==> flow/design.v <==
`timescale 1ns / 1ps
module Multiplier_25 (
    input  wire               clk,
    input  wire signed [24:0] a,
    input  wire signed [24:0] b,
    output wire signed [49:0] p
);
reg signed [24:0] a_r, b_r;
reg signed [49:0] p_1, p_2, p_3;
always @(posedge clk) begin
    a_r <= a;
    b_r <= b;
    p_1 <= a_r * b_r;
    p_2 <= p_1;
    p_3 <= p_2;
end
assign p = p_3;
endmodule
`timescale 1ns / 1ps
module Power_Spec_Cal(
           input wire clk,
           input wire rst,
           input wire dv,
           input wire [9:0] xk_index,
           input wire [24:0] fft_data_out_re,
           input wire [24:0] fft_data_out_im,
           output reg [49:0] Power_Spec,		 
           output reg data_valid,				 
           output reg dv_FFT					 
       );
reg signed [24:0] fftout_re_d;
reg signed [24:0] fftout_im_d;
wire signed [49:0] re_square;
wire signed [49:0] im_square;
reg [0:2] dv_reg;
always @(posedge clk or posedge rst)
begin : PipelineRegister_process
    if (rst == 1'b1) begin
        fftout_re_d <= 25'sb0;
        fftout_im_d <= 25'sb0;
    end
    else begin
        fftout_re_d <= fft_data_out_re;
        fftout_im_d <= fft_data_out_im;
    end
end
Multiplier_25 Multiplier_RE (
                  .clk(clk),  
                  .a(fftout_re_d),  
                  .b(fftout_re_d),  
                  .p(re_square)  
              );
Multiplier_25 Multiplier_IM (
                  .clk(clk),  
                  .a(fftout_im_d),  
                  .b(fftout_im_d),  
                  .p(im_square)  
              );
always @(posedge clk or posedge rst)
begin
    if(rst == 1)
        Power_Spec <= 0;
    else
        Power_Spec <= re_square + im_square;
end
always @(posedge clk or posedge rst)
begin
    if(rst == 1)
        data_valid <= 0;
    else
        data_valid <= dv_reg[1];
end
always @(posedge clk or posedge rst)
begin
    if(rst == 1)
    begin
        dv_reg[0] <= 0;
        dv_reg[1] <= 0;
        dv_reg[2] <= 0;
    end
    else
    begin
        dv_reg[0] <= (dv & xk_index[9]);	 
        dv_reg[1] <= dv_reg[0];
        dv_reg[2] <= dv_reg[1];
    end
end
always @(posedge clk or posedge rst)
begin
    if(rst == 1)
    begin
        dv_FFT <= 0;
    end
    else
    begin
        dv_FFT <= dv;
    end
end
endmodule
**Tool chain data of Power_Spec_Cal**

What the tools print for Power_Spec_Cal, step after step.
Lines are those of the file above, counted from 1.
Library cell names are shortened.
The mark - stands for no value.

- Top module: Power_Spec_Cal
- Clock input: clk
- Library: sky130hd
- Library corner: tt_025C_1v80

**Elaborated design**

Yosys after proc, flatten, opt, wreduce and memory -nomap, before mapping. Enables and synchronous resets that opt folds into registers are not counted as muxes. Memory bits, and registers merged into a memory's read port (data or address), are not among the register bits. Print and check cells are not counted. Equal cells are merged and count once.

- Register bits: 455
- Bits of input ports: 63
- Output and inout bits: 52
- Word-level cells: 18

- Add/subtract/negate cells: 1
- Multiply operators: 2
- Bitwise operators: 1

Operators with widths:

| operator | number |
|---|---|
| 25-bit by 25-bit multiplier with 50-bit output | 2 |
| 50-bit adder | 1 |
| 1-bit bitwise AND | 1 |

**Depth**

Longest topological path by Yosys (ltp), each cell counted once; first at word level (registers and memories cut), then after technology mapping (sequential cells cut; the memories' decode and read muxes count).

- Word-level depth: 1
- ABC_AREA: 0
- Depth in mapped cells: 28
- Mapped depth without buffers: 27

**Netlist**

Source: synth_stat.txt of the flow (Yosys; design flattened, memories mapped). It holds for the ABC_AREA given above (unset counts as 0); a run with the other value may have another netlist.

- Cell count: 5013
- Mapped area: 52487.8 um^2
- Sequential part of the area: 9489.1 um^2
- Flip-flop cells: 448
- Buffer cells: 124

Cells by type:

| cell type | number | area in all (um^2) |
|---|---|---|
| fa_1 | 1213 | 2.43E+04 |
| dfxtp_1 | 344 | 6.89E+03 |
| inv_1 | 1404 | 5.27E+03 |
| ha_1 | 353 | 4.42E+03 |
| dfrtp_1 | 104 | 2.6E+03 |
| nand2_1 | 401 | 1.51E+03 |
| and2_1 | 237 | 1.48E+03 |
| xnor2_1 | 115 | 1.01E+03 |
| a21o_1 | 88 | 660.634 |
| a21oi_1 | 104 | 520.499 |
| nor2_1 | 128 | 480.461 |
| xor2_1 | 54 | 472.954 |
| clkbuf_1 | 123 | 461.693 |
| nor2b_1 | 46 | 287.776 |
| o21ai_0 | 39 | 195.187 |
| nand2b_1 | 23 | 143.888 |
| o21ai_1 | 26 | 130.125 |
| nand3_1 | 25 | 125.12 |

Not listed: further types 65, cells in them 186.
The figures by module come from a second, unflattened synthesis with its own total; it is not the netlist above.

- Cells (unflattened synthesis): 5889
- Area (unflattened synthesis): 59304.4 um^2

Rows give one instance, submodules left out.

By module:

| module | instances | cells | area (um^2) | sequential area (um^2) |
|---|---|---|---|---|
| Multiplier_25 | 2 | 2714 | 27050.9 | 4003.8 |
| Power_Spec_Cal | 1 | 461 | 5202.5 | 2602.5 |

**Timing after synthesis**

Path of least setup slack by OpenSTA after synthesis, without wires, with an ideal clock, recovery checks aside; 20% of the period is set as input and as output delay. Where synthesis merged equal registers, the netlist keeps one of their names.

- Path kind: reg2reg
- From: register Multiplier_IM.a_r[24]
- To: register Multiplier_IM.p_1[47]
- Period: 8.0 ns
- Library setup time: 0.136 ns
- Time at the first pin: 0.000 ns
- Arrival: 6.941 ns
- Required time: 7.864 ns
- Slack: 0.923 ns
- Delay of the path: 7.077 ns
- Stages: 26
- Buffers on the path: 3
- Synthesis period reached: 7.077 ns

"delay of the path" = arrival - input delay + setup time.
"stages": output pins that drive a net of the path, with the launching flip-flop's if there is one; two outputs of one cell count as two.
"synthesis period reached" is the clock period less the worst setup slack; recovery checks do not enter. This is arithmetic on one report: input and output delays are still those of the set period (20% each).
The rows between start and end are the longest chain of elaborated cells between them; the timing report does not say that the signal goes this way. Where chains are equally long, one stands for them.
A line is the first line of the expression or statement that the cell stems from. Yosys adds cells for indexed reads and writes and turns some case tables into memories.

- Path through: dfxtp_1 > clkbuf_1 > clkbuf_1 > nand2_1 > inv_1 > fa_1 > fa_1 > inv_1 > fa_1 > inv_1 > fa_1 > fa_1 > fa_1 > fa_1 > ha_1 > clkbuf_1 > a21o_1 > a21o_1 > a21oi_1 > nor2b_1 > o21a_1 > o21ai_1 > nand2b_1 > a21oi_1 > o41ai_1 > xor2_1
- Cells in the longest elaborated chain: 1
- Elaborated cells between the ends (all ways): 1
- Source lines of those cells: 1
- Those cells by class: 1 x mul

Ends and longest elaborated chain, after synthesis:

| what | line | text |
|---|---|---|
| from (decl) | 8 | `reg signed [24:0] a_r, b_r;` |
| from (assign) | 11 | `a_r <= a;` |
| 25-bit by 25-bit multiplier with 50-bit output | 13 | `p_1 <= a_r * b_r;` |
| to (assign) | 13 |  |
| to (decl) | 9 | `reg signed [49:0] p_1, p_2, p_3;` |

**Path in the finished layout**

From the final timing report of run 2: the path of least setup slack in the routed layout; clock arrival at registers is part of the times.

- Path kind: reg2reg
- From: register Multiplier_RE.a_r[5]
- To: register Multiplier_RE.p_1[44]
- Period: 5.0 ns
- Library setup time: 0.07 ns
- Time at the first pin: 0.64 ns
- Arrival: 7.25 ns
- Required time: 5.56 ns
- Slack: -1.69 ns
- Stages: 29
- Buffers on the path: 1

The rows between start and end are the longest chain of elaborated cells between them; the timing report does not say that the signal goes this way. Where chains are equally long, one stands for them.

- Path through: dfxtp_4 > buf_12 > and2_4 > inv_2 > fa_1 > inv_2 > fa_1 > inv_1 > fa_1 > inv_2 > fa_1 > inv_1 > fa_1 > inv_2 > fa_1 > inv_2 > fa_1 > inv_2 > ha_4 > a21o_1 > a21o_1 > a21oi_2 > nor3b_1 > a311o_2 > a41oi_4 > a221o_2 > a31o_4 > a21oi_2 > xor2_1
- Cells in the longest elaborated chain: 1
- Elaborated cells between the ends (all ways): 1
- Source lines of those cells: 1
- Those cells by class: 1 x mul

Ends and longest elaborated chain, after layout:

| what | line | text |
|---|---|---|
| from (decl) | 8 | `reg signed [24:0] a_r, b_r;` |
| from (assign) | 11 | `a_r <= a;` |
| 25-bit by 25-bit multiplier with 50-bit output | 13 | `p_1 <= a_r * b_r;` |
| to (assign) | 13 |  |
| to (decl) | 9 | `reg signed [49:0] p_1, p_2, p_3;` |

Power_Spec_Cal through Yosys and OpenROAD on sky130hd: 4 stored runs, unordered, with their settings and measured results. The constraints put input and output delay at 20% of the set period each and load the outputs with 0.01 pF.
"achieved period" is the run's clock period less its worst setup slack. It is reckoned from that one timing run; input and output delays stay at 20% of the period that was set.
By "time used up by the worst setup path" is meant the share of the clock period that the worst setup path is allowed (20% is reserved at inputs, 20% at outputs), minus its slack. Clock arrival times at its registers enter into it.

### Run 1

Settings: `ABC_AREA=1`, `CAP_MARGIN=10`, `CELL_PAD_IN_SITES_DETAIL_PLACEMENT=2`, `CELL_PAD_IN_SITES_GLOBAL_PLACEMENT=0`, `CORE_ASPECT_RATIO=0.84`, `CORE_MARGIN=6`, `CORE_UTILIZATION=69`, `CTS_CLUSTER_DIAMETER=285`, `CTS_CLUSTER_SIZE=98`, `GPL_ROUTABILITY_DRIVEN=0`, `GPL_TIMING_DRIVEN=0`, `MAX_ROUTING_LAYER=met5`, `MIN_ROUTING_LAYER=met1`, `SETUP_SLACK_MARGIN=3.29`, `SLEW_MARGIN=25`, `TNS_END_PERCENT=30`, `period_ns=11.1`

No final report: placement broke off with a tool error.

### Run 2

Settings: `CORE_UTILIZATION=40`, `PLACE_DENSITY=0.6`, `period_ns=5.0`, `CAP_MARGIN=20`, `CORE_MARGIN=2`, `SLEW_MARGIN=20`

- Utilization after routing: 51.8%
- Achieved period: 6.689 ns
- Standard-cell area after layout: 67252.0 um^2
- Worst setup slack after layout: -1.689 ns
- Area inside the die boundary: 134132.0 um^2
- Final worst hold slack: 0.298 ns
- Time used up by the worst setup path: 6.69 ns
- Worst path kind: reg2reg
- Yosys chip area after synthesis: 52487.8 um^2

### Run 3

Settings: `CORE_UTILIZATION=40`, `PLACE_DENSITY=0.6`, `period_ns=8.0`, `CAP_MARGIN=20`, `CORE_MARGIN=2`, `SLEW_MARGIN=20`

- Final worst hold slack: 0.310 ns
- Utilization after routing: 44.8%
- Yosys chip area after synthesis: 52487.8 um^2
- Standard-cell area after layout: 58100.7 um^2
- Achieved period: 7.566 ns
- Time used up by the worst setup path: 7.57 ns
- Worst path kind: reg2reg
- Worst setup slack after layout: 0.434 ns
- Area inside the die boundary: 134132.0 um^2

### Run 4

Settings: `CORE_UTILIZATION=40`, `PLACE_DENSITY=0.6`, `period_ns=7.69`, `CAP_MARGIN=20`, `CORE_MARGIN=2`, `SLEW_MARGIN=20`

- Utilization after routing: 44.9%
- Final worst hold slack: 0.302 ns
- Standard-cell area after layout: 58337.2 um^2
- Time used up by the worst setup path: 7.41 ns
- Worst path kind: reg2reg
- Achieved period: 7.409 ns
- Worst setup slack after layout: 0.281 ns
- Yosys chip area after synthesis: 52487.8 um^2
- Area inside the die boundary: 134132.0 um^2
